==> flow/design.v <==
module detect_module 
(
    CLK, RSTn,
	 RX_Pin_In,
	 H2L_Sig
);
    input CLK;
	 input RSTn;
	 input RX_Pin_In;
	 output H2L_Sig;
	 reg H2L_F1;
	 reg H2L_F2;
	 always @ ( posedge CLK or negedge RSTn )
	     if( !RSTn )
		      begin
				    H2L_F1 <= 1'b1;
					 H2L_F2 <= 1'b1;
				end
		  else
		      begin
				    H2L_F1 <= RX_Pin_In;
					 H2L_F2 <= H2L_F1;
				end
	assign H2L_Sig = H2L_F2 & !H2L_F1;
endmodule
module rx_bps_module
(
    CLK, RSTn,
	 Count_Sig, 
	 BPS_CLK
);
    input CLK;
	 input RSTn;
	 input Count_Sig;
	 output BPS_CLK;
	 reg [12:0]Count_BPS;
	 always @ ( posedge CLK or negedge RSTn )
	    if( !RSTn )
		     Count_BPS <= 13'd0;
		 else if( Count_BPS == 13'd5207 )
		     Count_BPS <= 13'd0;
		 else if( Count_Sig )
		     Count_BPS <= Count_BPS + 1'b1;
		 else
		     Count_BPS <= 13'd0;
    assign BPS_CLK = ( Count_BPS == 12'd2604 ) ? 1'b1 : 1'b0;
endmodule
module rx_control_module
(
    CLK, RSTn,
	 H2L_Sig, RX_Pin_In, BPS_CLK, RX_En_Sig,
    Count_Sig, RX_Data, RX_Done_Sig
);
    input CLK;
	 input RSTn;
	 input H2L_Sig;
	 input RX_En_Sig;
	 input RX_Pin_In;
	 input BPS_CLK;
	 output Count_Sig;
	 output [7:0]RX_Data;
	 output RX_Done_Sig;
	 reg [3:0]i;
	 reg [7:0]rData;
	 reg isCount;
	 reg isDone;
	 always @ ( posedge CLK or negedge RSTn )
	     if( !RSTn )
		      begin 
		          i <= 4'd0;
					 rData <= 8'd0;
					 isCount <= 1'b0;
					 isDone <= 1'b0;	 
				end
		  else if( RX_En_Sig )
		      case ( i )
			       4'd0 :
					 if( H2L_Sig ) begin i <= i + 1'b1; isCount <= 1'b1; end
					 4'd1 : 
					 if( BPS_CLK ) begin i <= i + 1'b1; end
					 4'd2, 4'd3, 4'd4, 4'd5, 4'd6, 4'd7, 4'd8, 4'd9 :
					 if( BPS_CLK ) begin i <= i + 1'b1; rData[ i - 2 ] <= RX_Pin_In; end
					 4'd10 :
					 if( BPS_CLK ) begin i <= i + 1'b1; end
					 4'd11 :
					 if( BPS_CLK ) begin i <= i + 1'b1; end
					 4'd12 :
					 begin i <= i + 1'b1; isDone <= 1'b1; isCount <= 1'b0; end
					 4'd13 :
					 begin i <= 4'd0; isDone <= 1'b0; end
				endcase
	 assign Count_Sig = isCount;
	 assign RX_Data = rData;
	 assign RX_Done_Sig = isDone;
endmodule
module rx_module
(
    CLK, RSTn,
    RX_Pin_In, RX_En_Sig,
	 RX_Done_Sig, RX_Data
);
    input CLK;
	 input RSTn;
	 input RX_Pin_In;
	 input RX_En_Sig;
	 output [7:0]RX_Data;
	 output RX_Done_Sig;
	 wire H2L_Sig;
	 detect_module U1
	 (
	     .CLK( CLK ),
		  .RSTn( RSTn ),
		  .RX_Pin_In( RX_Pin_In ),     
		  .H2L_Sig( H2L_Sig )          
	 );
	 wire BPS_CLK;
	 rx_bps_module U2
	 (
	     .CLK( CLK ),
		  .RSTn( RSTn ),
		  .Count_Sig( Count_Sig ),    
		  .BPS_CLK( BPS_CLK )         
	 );
	 wire Count_Sig;
	 rx_control_module U3
	 (
	     .CLK( CLK ),
		  .RSTn( RSTn ),
		  .H2L_Sig( H2L_Sig ),       
		  .RX_En_Sig( RX_En_Sig ),   
		  .RX_Pin_In( RX_Pin_In ),   
		  .BPS_CLK( BPS_CLK ),       
		  .Count_Sig( Count_Sig ),     
		  .RX_Data( RX_Data ),         
		  .RX_Done_Sig( RX_Done_Sig )  
	 );
endmodule
module control_module
(
    CLK, RSTn,
	RX_Done_Sig,
	RX_Data,
	RX_En_Sig,
	RX_Data_Out,
	RX_Valid_Out
);
    input CLK;
	input RSTn;
	input RX_Done_Sig;
	input [7:0]RX_Data;
	output RX_En_Sig;
	output [7:0]RX_Data_Out;
	output RX_Valid_Out;
	reg [7:0]rData_0;
	reg isEn;
	reg isValid;
    always @ ( posedge CLK or negedge RSTn )
	    if( !RSTn )
		    begin rData_0 <= 8'd0; isEn <= 1'b0; isValid <= 1'b0; end
		else if( RX_Done_Sig )     
		    begin rData_0 <= RX_Data; isEn <= 1'b0; isValid <= 1'b1; end
		else begin isEn <= 1'b1; isValid <= 1'b0; end
	assign RX_Data_Out  = rData_0 ;
	assign RX_En_Sig = isEn;
	assign RX_Valid_Out = isValid;
endmodule
module rx_module_demo
(
    CLK, RSTn,
	RX_Pin_In,
	RX_Data_Out,
	RX_Valid_Out
);
    input CLK;
	input RSTn;
	input RX_Pin_In;
    output [7:0]RX_Data_Out;
    output RX_Valid_Out;
	wire RX_Done_Sig;
	wire [7:0]RX_Data;
	rx_module U1
	(
	    .CLK( CLK ),
		.RSTn( RSTn ),
		.RX_Pin_In( RX_Pin_In ),    
		.RX_En_Sig( RX_En_Sig ),    
		.RX_Done_Sig( RX_Done_Sig ),   
		.RX_Data( RX_Data )            
	);
	wire RX_En_Sig;
	wire [7:0]Output_Data;
	wire Output_Valid;
	control_module U2
	(
	    .CLK( CLK ),
	    .RSTn( RSTn ),
		.RX_Done_Sig( RX_Done_Sig ),   
		.RX_Data( RX_Data ),           
		.RX_En_Sig( RX_En_Sig ),       
		.RX_Data_Out( Output_Data ),   
		.RX_Valid_Out( Output_Valid )  
	);
	 assign RX_Data_Out = Output_Data;
	 assign RX_Valid_Out = Output_Valid;
endmodule
module data_pro
(
	input clk,
	input rstn,
	input [7:0] data_in,
	input data_valid,
	output [15:0] delay_set_a, 
	output [15:0] delay_set_b,
	output [15:0] delay_set_c, 
	output [15:0] delay_set_d,
	output [15:0] duty_cycle,
	output [15:0] sub_clk_feq,
	output [15:0] sub_clk_scl
);
	reg [7:0] funct;
	reg [15:0] data;
	reg [1:0] state;
	reg update;
	reg [15:0] delay_set_a_reg;
	reg [15:0] delay_set_b_reg;
	reg [15:0] delay_set_c_reg;
	reg [15:0] delay_set_d_reg;
	reg [15:0] duty_cycle_reg;
	reg [15:0] sub_clk_feq_reg;
	reg [15:0] sub_clk_scl_reg;
	always @(posedge clk or negedge rstn) begin		 
		if (!rstn) begin
			funct <= 8'd0;
			data <= 15'd0;
			state <= 2'd0;
			update <= 1'b0;
		end
		else if (data_valid) begin
			case (state)							 
				2'd0: begin					 
					funct <= data_in;
					state <= state + 1;
					update <= 1'b0;
				end
				2'd1: begin					 
					data[15:8] <= data_in;
					state <= state +1;
					update <= 1'b0;
				end
				2'd2: begin 					 
					data[7:0] <= data_in;
					state <= 2'd0;
					update <= 1'b1;
				end
				default: begin
					funct <= 8'd0;
					data[15:0] <= 15'd0;
					state <= 2'd0;
					update <= 1'b0;
				end
			endcase
		end
		else begin
			update <= 1'b0;
		end
	end
	always @(posedge clk or negedge rstn) begin		 
		if (!rstn) begin
			delay_set_a_reg <= 15'd0;				 
			delay_set_b_reg <= 15'd10;
			delay_set_c_reg <= 15'd20;
			delay_set_d_reg <= 15'd30;
			duty_cycle_reg <= 15'd5;
			sub_clk_scl_reg <= 15'd1000;
			sub_clk_feq_reg <= 15'd10;
		end
		else if (update) begin
			case (funct)
				8'd65: delay_set_a_reg <= data;
				8'd66: delay_set_b_reg <= data;
				8'd67: delay_set_c_reg <= data;
				8'd68: delay_set_d_reg <= data;
				8'd69: duty_cycle_reg <= data;
				8'd70: if (data != 16'd0) sub_clk_feq_reg <= data;	 
				8'd83: if (data != 16'd0) sub_clk_scl_reg <= data;
				8'd0: ;
				default: ;
			endcase
		end
	end
	assign delay_set_a = delay_set_a_reg;
	assign delay_set_b = delay_set_b_reg;
	assign delay_set_c = delay_set_c_reg;
	assign delay_set_d = delay_set_d_reg;
	assign duty_cycle = duty_cycle_reg;
	assign sub_clk_feq = sub_clk_feq_reg;
	assign sub_clk_scl = sub_clk_scl_reg;
endmodule
module ch_output_module
(
	input clk,
	input rstn,
	input [15:0] sub_clk_feq,
	input [15:0] sub_clk_scl,
	input [15:0] duty_cycle,
	input [15:0] delay_set,
	output ch_output
);
	reg ch_output_reg;
	reg [15:0] sub_clk_count;
	reg [15:0] subsub_clk_count;
	reg [15:0] subsub_count;
	wire [15:0] sub_clk_sum;
	wire [15:0] subsub_clk_sum;
	assign sub_clk_sum = 50000000 / sub_clk_feq;
	assign subsub_clk_sum = 50000000 / sub_clk_scl;
	always @(posedge clk or negedge rstn) begin 
		if (!rstn) begin
			ch_output_reg <= 0;
			sub_clk_count <= 0;
			subsub_clk_count <=0;
			subsub_count <= 0;
		end else if (sub_clk_count >= sub_clk_sum) begin
			sub_clk_count <= 0;
			subsub_clk_count <= 0;
			subsub_count <=0;
			if (delay_set == 0) begin 
				ch_output_reg <= 1;
			end else begin
				ch_output_reg <= 0;
			end
		end else if (subsub_clk_count >= subsub_clk_sum) begin
			subsub_clk_count <= 0;
			subsub_count <= subsub_count + 1;
			if ( (subsub_count < delay_set - 1) & (delay_set != 0) ) begin
				ch_output_reg <= 0;
			end else if (subsub_count < (delay_set + duty_cycle - 1) ) begin 
				ch_output_reg <= 1;
			end else if (subsub_count >= (delay_set + duty_cycle - 1) ) begin 
				ch_output_reg <= 0;
			end
		end else begin
			sub_clk_count <= sub_clk_count + 1;
			subsub_clk_count <= subsub_clk_count + 1;
		end
	end
	assign ch_output = ch_output_reg;
endmodule
module abcd_output
(
	input clk,						 
	input rstn,
	input rx_pin_in,
	output ch_a_output, ch_b_output, ch_c_output, ch_d_output
);
	wire [7:0] rx_data_out;			 
	wire rx_valid;					 
	wire [15:0] delay_set_a;		 
	wire [15:0] delay_set_b;
	wire [15:0] delay_set_c;
	wire [15:0] delay_set_d;		
	wire [15:0] duty_cycle;			 
	wire [15:0] sub_clk_feq;
	wire [15:0] sub_clk_scl;
	rx_module_demo u1				 
	(
		.CLK(clk),
		.RSTn(rstn),
		.RX_Pin_In(rx_pin_in),		 
		.RX_Data_Out(rx_data_out),	 
		.RX_Valid_Out(rx_valid)
	);
	data_pro u2						 
	(
		.clk(clk),
		.rstn(rstn),
		.data_in(rx_data_out),		 
		.data_valid(rx_valid),
		.delay_set_a(delay_set_a),	 
		.delay_set_b(delay_set_b),
		.delay_set_c(delay_set_c),
		.delay_set_d(delay_set_d),
		.duty_cycle(duty_cycle),	 
		.sub_clk_feq(sub_clk_feq),	 
		.sub_clk_scl(sub_clk_scl)	 
	);
	ch_output_module u_a
	(
		.clk(clk),
		.sub_clk_feq(sub_clk_feq),
		.sub_clk_scl(sub_clk_scl),
		.rstn(rstn),
		.delay_set(delay_set_a),
		.duty_cycle(duty_cycle),
		.ch_output(ch_a_output)
	);
	ch_output_module u_b
	(
		.clk(clk),
		.sub_clk_feq(sub_clk_feq),
		.sub_clk_scl(sub_clk_scl),
		.rstn(rstn),
		.delay_set(delay_set_b),
		.duty_cycle(duty_cycle),
		.ch_output(ch_b_output)
	);
	ch_output_module u_c
	(
		.clk(clk),
		.sub_clk_feq(sub_clk_feq),
		.sub_clk_scl(sub_clk_scl),
		.rstn(rstn),
		.delay_set(delay_set_c),
		.duty_cycle(duty_cycle),
		.ch_output(ch_c_output)
	);
	ch_output_module u_d
	(
		.clk(clk),
		.sub_clk_feq(sub_clk_feq),
		.sub_clk_scl(sub_clk_scl),
		.rstn(rstn),
		.delay_set(delay_set_d),
		.duty_cycle(duty_cycle),
		.ch_output(ch_d_output)
	);
endmodule
# ---- Reports on abcd_output
# Tool output for the design above before and after an edit, in the order of the flow.
# "before" refers to lines of the RTL above, "after" to lines of the edited file.
# "diff": "after" minus "before" as printed here. "rel_change_pct": 100 x difference / "before".
# Library cell names are shortened.
# The mark -- stands for no value.
dict set report setup {
  top_module {abcd_output}
  clock_port {clk}
  cell_library {sky130hd}
  pvt_corner {tt_025C_1v80}
}

# ---- Diff
# The edit as a unified diff against the file above.
# This change comes from a script, not from a designer. The edited design behaves differently; no optimisation was intended.
# begin of diff
@@ -321,5 +321,5 @@
 			subsub_clk_count <=0;
 			subsub_count <= 0;
-		end else if (sub_clk_count >= sub_clk_sum) begin
+		end else if (sub_clk_count < sub_clk_sum) begin
 			sub_clk_count <= 0;
 			subsub_clk_count <= 0;
# end of diff

# ---- Word level
# Source: Yosys, flattened and elaborated, memories not mapped. Widths are those after wreduce. Registers that Yosys merges into a memory's read port (data or address) are not register bits. Print and check cells do not count. Equal cells are merged and count once.
# element before after diff rel_change_pct
set op_classes {}
lappend op_classes {n_addsub 29 29 0 0.00}
lappend op_classes {mul 0 0 0 --}
lappend op_classes {div 2 2 0 0.00}
lappend op_classes {compare 20 20 0 0.00}
lappend op_classes {equal 30 30 0 0.00}
lappend op_classes {n_shift 2 2 0 0.00}
lappend op_classes {muxes 65 65 0 0.00}
lappend op_classes {n_logic 11 11 0 0.00}
lappend op_classes {reduce_and_logical 46 46 0 0.00}
# cell before after diff rel_change_pct
set op_table {}
lappend op_table {{greater-or-equal comparator 16 bit} 8 4 -4 -50.00}
lappend op_table {{< comparator 16 bit} 0 4 4 --}
# Unchanged operator kinds not shown: 52.
# element before after diff rel_change_pct
set bits {}
lappend bits {reg_bits 374 374 0 0.00}
lappend bits {latchBits 0 0 0 --}
lappend bits {ram_bits 0 0 0 --}
lappend bits {rom_bits 0 0 0 --}
lappend bits {clocked_rd_ports_x_width 0 0 0 --}
lappend bits {memories 0 0 0 --}
lappend bits {input_bits 3 3 0 0.00}
lappend bits {word_cells 243 243 0 0.00}

# ---- Longest topological paths
# Longest topological path by Yosys (ltp), each cell counted once; first at word level (registers and memories cut), then after technology mapping (sequential cells cut; the memories' decode and read muxes count).
# element before after diff rel_change_pct
set depth {}
lappend depth {word_depth 8 8 0 0.00}
lappend depth {abc_area 0 0 -- --}
lappend depth {mapped_depth 504 507 3 0.60}
lappend depth {mapped_depth_nobuf 453 467 14 3.09}

# ---- Mapped cells and area
# The flow's flattened synthesis, as Yosys stat reports it; memories are mapped. The netlist is that of the ABC_AREA named above (0 if unset); the other value can give another one.
# element before after diff rel_change_pct
set mapped {}
lappend mapped {cell_count 9973 10107 134 1.34}
lappend mapped {yosys_area_um2 74152.4 75180.9 1028.5 1.39}
lappend mapped {flip_flops 374 374 0 0.00}
# cell before after diff rel_change_pct
set types {}
lappend types {xor2_1 335 269 -66 -19.70}
lappend types {o21ai_0 682 617 -65 -9.53}
lappend types {a21o_1 335 279 -56 -16.72}
lappend types {xnor2_1 500 538 38 7.60}
lappend types {and2_1 93 129 36 38.71}
lappend types {nand2b_1 275 310 35 12.73}
lappend types {a21oi_1 765 798 33 4.31}
lappend types {nor2_1 998 1023 25 2.51}
lappend types {mux2_2 252 277 25 9.92}
lappend types {o31ai_1 149 173 24 16.11}
lappend types {o2111ai_1 15 39 24 160.00}
lappend types {nand4_1 114 137 23 20.18}
lappend types {o211ai_1 108 87 -21 -19.44}
lappend types {and3_1 107 126 19 17.76}
lappend types {nor2b_1 161 144 -17 -10.56}
lappend types {nor4_2 2 16 14 700.00}
lappend types {nor3_1 251 264 13 5.18}
lappend types {a21boi_0 47 34 -13 -27.66}
# Unchanged cell types not shown: 10.
# Not every row of either side is listed.
# By module: a second synthesis without flattening, with its own total; a netlist apart from the flattened one above.
# element before after diff rel_change_pct
set unflattened {}
lappend unflattened {cells_unflattened 31642 31822 180 0.57}
lappend unflattened {hier_area_um2 225697.7 222569.7 -3128.0 -1.39}
# Each row is one instance without its submodules.
# mod instances n_cells area_um2 seq_area_um2
set by_module_before {}
lappend by_module_before {ch_output_module 4 7758 54425.9 1226.2}
lappend by_module_before {data_pro 1 392 5703.0 3500.9}
lappend by_module_before {rx_control_module 1 120 1101.1 350.3}
lappend by_module_before {rx_bps_module 1 75 738.2 325.3}
lappend by_module_before {control_module 1 20 385.4 250.2}
lappend by_module_before {detect_module 1 3 66.3 52.6}
lappend by_module_before {abcd_output 1 0 0.0 0.0}
lappend by_module_before {rx_module 1 0 0.0 0.0}
lappend by_module_before {rx_module_demo 1 0 0.0 0.0}
# mod instances n_cells area_um2 seq_area_um2
set by_module_after {}
lappend by_module_after {ch_output_module 4 7803 53643.9 1226.2}
lappend by_module_after {data_pro 1 392 5703.0 3500.9}
lappend by_module_after {rx_control_module 1 120 1101.1 350.3}
lappend by_module_after {rx_bps_module 1 75 738.2 325.3}
lappend by_module_after {control_module 1 20 385.4 250.2}
lappend by_module_after {detect_module 1 3 66.3 52.6}
lappend by_module_after {abcd_output 1 0 0.0 0.0}
lappend by_module_after {rx_module 1 0 0.0 0.0}
lappend by_module_after {rx_module_demo 1 0 0.0 0.0}

# ---- Timing after synthesis
# Path of least setup slack by OpenSTA after synthesis, without wires, with an ideal clock, recovery checks aside; 20% of the period is set as input and as output delay. Where synthesis merged equal registers, the netlist keeps one of their names.
# element before after diff rel_change_pct
set synth_path {}
lappend synth_path {kind {register to register} {register to register} -- --}
lappend synth_path {start {register u2.sub_clk_scl_reg[0]} {register u2.sub_clk_scl_reg[0]} -- --}
lappend synth_path {end {register u_a.sub_clk_count[13]} {register u_d.sub_clk_count[15]} -- --}
lappend synth_path {clock_period_ns 110.0 110.0 0.0 0.00}
lappend synth_path {t_first_pin_ns 0.000 0.000 0.000 --}
lappend synth_path {arrival_time_ns 90.816 89.579 -1.237 -1.36}
lappend synth_path {required_time_ns 109.868 109.879 0.011 0.01}
lappend synth_path {setup_slack_ns 19.052 20.300 1.248 --}
lappend synth_path {path_delay_ns 90.948 89.700 -1.248 -1.37}
lappend synth_path {stages 483 486 3 0.62}
lappend synth_path {synth_period_reached_ns 90.948 89.7 -1.248 -1.37}
# "path_delay_ns" is the arrival time less input delay plus setup time.
# "stages": output pins that drive a net of the path, with the launching flip-flop's if there is one; two outputs of one cell count as two.
# "synth_period_reached_ns" = period - worst setup slack (recovery checks aside). The figure is calculated, with input and output delays left at 20% of the set period.
# The rows between start and end are the longest chain of elaborated cells between them; the timing report does not say that the signal goes this way. Where chains are equally long, one stands for them.
# A line is the first line of the expression or statement that the cell stems from. Yosys adds cells for indexed reads and writes and turns some case tables into memories.
# A register here has more assigning lines than the two given.
dict set report synth_via_before {
  path_cell_list {dfrtp_1 buf_4 buf_4 clkbuf_1 inv_1 clkbuf_1 buf_1 ha_1 clkbuf_1 nor4b_1 nand2_1 nor2_1 ha_1 xor2_1 a32oi_1 nor2_1 ha_1 a21oi_1 [... 447 more ...] o21ai_0 nand2b_1 a21oi_1 nor2b_1 o21ai_0 nand2b_1 a21oi_1 nor2b_1 o21ai_0 nand2b_1 a21oi_1 clkbuf_1 and3_1 nand4_1 nor2_1 nand3_1 xor2_1 nor2_1}
  elab_chain_len 4
  cone_cells 5
  cone_lines 3
  cone_classes {div: 1; compare: 1; eq/ne: 1; mux: 2}
}
# element line
set synth_lines_before {}
lappend synth_lines_before {{from (decl)} 230} ;# reg [15:0] sub_clk_scl_reg;
lappend synth_lines_before {{from (assign)} 274} ;# sub_clk_scl_reg <= 15'd1000;
lappend synth_lines_before {{from (assign)} 285} ;# 8'd83: if (data != 16'd0) sub_clk_scl_reg <= data;
lappend synth_lines_before {{divider 26 x 16 -> 32 bit} 316} ;# assign subsub_clk_sum = 50000000 / sub_clk_scl;
lappend synth_lines_before {{greater-or-equal comparator 16 bit} 332} ;# end else if (subsub_clk_count >= subsub_clk_sum) begin
lappend synth_lines_before {{two-way mux 16 bit} 332}
lappend synth_lines_before {{two-way mux 16 bit} 323} ;# end else if (sub_clk_count >= sub_clk_sum) begin
lappend synth_lines_before {{to (assign)} 324} ;# sub_clk_count <= 0;
lappend synth_lines_before {{to (assign)} 343} ;# sub_clk_count <= sub_clk_count + 1;
lappend synth_lines_before {{to (decl)} 310} ;# reg [15:0] sub_clk_count;
dict set report synth_via_after {
  path_cell_list {dfrtp_1 clkbuf_1 clkbuf_1 clkinv_1 clkbuf_1 clkbuf_1 ha_1 clkbuf_1 nand3b_1 nor3_1 ha_1 o32a_1 nor2_1 ha_1 a21oi_1 nand2_1 a21oi_1 nor2_1 [... 450 more ...] o21ai_0 nand2b_1 a21oi_1 nor2b_1 o21ai_0 nand2b_1 a21oi_1 nor2b_1 o21ai_0 nand2b_1 a21oi_1 nand4_1 or2_2 inv_1 nand3_1 or4_1 xor2_1 nor2_1}
  elab_chain_len 4
  cone_cells 5
  cone_lines 3
  cone_classes {div: 1; compare: 1; eq/ne: 1; mux: 2}
}
# element line
set synth_lines_after {}
lappend synth_lines_after {{from (decl)} 230} ;# reg [15:0] sub_clk_scl_reg;
lappend synth_lines_after {{from (assign)} 274} ;# sub_clk_scl_reg <= 15'd1000;
lappend synth_lines_after {{from (assign)} 285} ;# 8'd83: if (data != 16'd0) sub_clk_scl_reg <= data;
lappend synth_lines_after {{divider 26 x 16 -> 32 bit} 316} ;# assign subsub_clk_sum = 50000000 / sub_clk_scl;
lappend synth_lines_after {{greater-or-equal comparator 16 bit} 332} ;# end else if (subsub_clk_count >= subsub_clk_sum) begin
lappend synth_lines_after {{two-way mux 16 bit} 332}
lappend synth_lines_after {{two-way mux 16 bit} 323} ;# end else if (sub_clk_count < sub_clk_sum) begin
lappend synth_lines_after {{to (assign)} 324} ;# sub_clk_count <= 0;
lappend synth_lines_after {{to (assign)} 343} ;# sub_clk_count <= sub_clk_count + 1;
lappend synth_lines_after {{to (decl)} 310} ;# reg [15:0] sub_clk_count;

# ---- Timing after layout
# From the final timing report of each run of set A: the path of least setup slack in the routed layout; clock arrival at registers is part of the times.
# element before after diff rel_change_pct
set layout_path {}
lappend layout_path {kind {register to register} {register to register} -- --}
lappend layout_path {start {register u2.sub_clk_feq_reg[0]} {register u2.sub_clk_scl_reg[15]} -- --}
lappend layout_path {end {register u_b.ch_output_reg} {register u_d.sub_clk_count[15]} -- --}
lappend layout_path {clock_period_ns 110.0 110.0 0.0 0.00}
lappend layout_path {t_first_pin_ns 0.59 0.61 0.02 3.39}
lappend layout_path {arrival_time_ns 101.08 100.67 -0.41 -0.41}
lappend layout_path {required_time_ns 110.45 110.48 0.03 0.03}
lappend layout_path {setup_slack_ns 9.37 9.81 0.44 --}
lappend layout_path {stages 447 455 8 1.79}
# The rows between start and end are the longest chain of elaborated cells between them; the timing report does not say that the signal goes this way. Where chains are equally long, one stands for them.
# A register here has more assigning lines than the two given.
dict set report layout_via_before {
  path_cell_list {dfrtp_2 inv_1 buf_4 ha_1 buf_4 nand3b_1 nor2_1 ha_1 or4b_2 o22ai_1 and2_1 ha_1 a21o_1 o21ai_0 nor3b_1 o21a_1 ha_1 o21ai_0 [... 411 more ...] nand2b_1 a21oi_1 nor2b_1 o21ai_0 nand2b_1 a21oi_1 nor2b_1 o21ai_0 nand2b_1 a21oi_1 nor2b_1 o21ai_0 nand2b_1 a21o_1 buf_4 nand2b_1 nor2_1 a21oi_1}
  elab_chain_len 4
  cone_cells 6
  cone_lines 2
  cone_classes {div: 1; compare: 1; mux: 1; reduce/logical: 3}
}
# element line
set layout_lines_before {}
lappend layout_lines_before {{from (decl)} 229} ;# reg [15:0] sub_clk_feq_reg;
lappend layout_lines_before {{from (assign)} 275} ;# sub_clk_feq_reg <= 15'd10;
lappend layout_lines_before {{from (assign)} 284} ;# 8'd70: if (data != 16'd0) sub_clk_feq_reg <= data;
lappend layout_lines_before {{divider 26 x 16 -> 32 bit} 315} ;# assign sub_clk_sum = 50000000 / sub_clk_feq;
lappend layout_lines_before {{greater-or-equal comparator 16 bit} 323} ;# end else if (sub_clk_count >= sub_clk_sum) begin
lappend layout_lines_before {{nonzero test 2 bit} --}
lappend layout_lines_before {{AND reduction 2 bit} --}
lappend layout_lines_before {{to (assign)} 319} ;# ch_output_reg <= 0;
lappend layout_lines_before {{to (assign)} 328} ;# ch_output_reg <= 1;
lappend layout_lines_before {{to (decl)} 309} ;# reg ch_output_reg;
dict set report layout_via_after {
  path_cell_list {dfrtp_1 or4_1 nor4_2 nand2_1 nor3_1 ha_1 a21o_1 mux2i_1 nor2_1 ha_1 o211ai_1 nand2_1 nor2_1 a21oi_1 nor2_1 ha_1 or3_1 o22a_1 [... 419 more ...] nand2b_1 a21oi_1 nor2b_1 o21ai_0 nand2b_1 a21oi_1 nor2b_1 o21ai_0 nand2b_1 a21oi_4 buf_4 nand4_1 or2_2 inv_1 nand3_1 or4_1 xor2_1 nor2_1}
  elab_chain_len 4
  cone_cells 5
  cone_lines 3
  cone_classes {div: 1; compare: 1; eq/ne: 1; mux: 2}
}
# element line
set layout_lines_after {}
lappend layout_lines_after {{from (decl)} 230} ;# reg [15:0] sub_clk_scl_reg;
lappend layout_lines_after {{from (assign)} 274} ;# sub_clk_scl_reg <= 15'd1000;
lappend layout_lines_after {{from (assign)} 285} ;# 8'd83: if (data != 16'd0) sub_clk_scl_reg <= data;
lappend layout_lines_after {{divider 26 x 16 -> 32 bit} 316} ;# assign subsub_clk_sum = 50000000 / sub_clk_scl;
lappend layout_lines_after {{greater-or-equal comparator 16 bit} 332} ;# end else if (subsub_clk_count >= subsub_clk_sum) begin
lappend layout_lines_after {{two-way mux 16 bit} 332}
lappend layout_lines_after {{two-way mux 16 bit} 323} ;# end else if (sub_clk_count < sub_clk_sum) begin
lappend layout_lines_after {{to (assign)} 324} ;# sub_clk_count <= 0;
lappend layout_lines_after {{to (assign)} 343} ;# sub_clk_count <= sub_clk_count + 1;
lappend layout_lines_after {{to (decl)} 310} ;# reg [15:0] sub_clk_count;

# ---- Measured runs
# Runs of the flow (Yosys, OpenROAD) on both versions; the two runs of a pair have the same settings. The constraints put input and output delay at 20% of the set period each and load the outputs with 0.01 pF.
dict set report flow_settings_set_A {
  period_ns 110.0
  CAP_MARGIN 20
  CORE_MARGIN 2
  CORE_UTILIZATION 40
  SLEW_MARGIN 20
}
# element before after diff rel_change_pct
set results_set_A {}
lappend results_set_A {post_synth_area_um2 74152.4 75180.9 1028.5 1.39}
lappend results_set_A {dieArea_um2 188842.0 191437.0 2595.0 1.37}
lappend results_set_A {final_cell_area_um2 78624.2 79683.9 1059.7 1.35}
lappend results_set_A {finish.utilization_pct 42.5 42.6 0.1 --}
lappend results_set_A {setup_worst_slack_ns 9.373 9.808 0.435 --}
lappend results_set_A {final_setup_tns_ns 0.000 0.000 0.000 --}
lappend results_set_A {hold_ws_ns 0.362 0.363 0.001 --}
lappend results_set_A {power.total_mw 0.3547 0.3542 -0.0005 -0.14}
lappend results_set_A {achievedPeriod_ns 100.627 100.192 -0.435 -0.43}
dict set report flow_settings_set_B {
  CELL_PAD_IN_SITES_DETAIL_PLACEMENT 0
  CORE_ASPECT_RATIO 0.97
  CORE_MARGIN 3
  CORE_UTILIZATION 69
  MIN_ROUTING_LAYER {met1}
  PLACE_DENSITY_LB_ADDON 0.17
  SETUP_SLACK_MARGIN 5.0
  period_ns 114.0
  CAP_MARGIN 20
  SLEW_MARGIN 20
}
# element before after diff rel_change_pct
set results_set_B {}
lappend results_set_B {post_synth_area_um2 74152.4 75180.9 1028.5 1.39}
lappend results_set_B {dieArea_um2 111436.0 112956.0 1520.0 1.36}
lappend results_set_B {final_cell_area_um2 77008.9 78437.7 1428.8 1.86}
lappend results_set_B {finish.utilization_pct 72.8 73.0 0.2 --}
lappend results_set_B {setup_worst_slack_ns 13.120 13.542 0.422 --}
lappend results_set_B {final_setup_tns_ns 0.000 0.000 0.000 --}
lappend results_set_B {hold_ws_ns 0.363 0.364 0.001 --}
lappend results_set_B {power.total_mw 0.3237 0.3463 0.0226 6.98}
lappend results_set_B {achievedPeriod_ns 100.880 100.458 -0.422 -0.42}
# By "achievedPeriod_ns" is meant the clock period of the run minus its worst setup slack. This is arithmetic on one report: input and output delays are still those of the set period (20% each).
# By "power.total_mw" is meant OpenSTA's value without simulated activity: inputs other than the clock are taken to toggle once in ten clock periods, and the tool carries that through the logic.
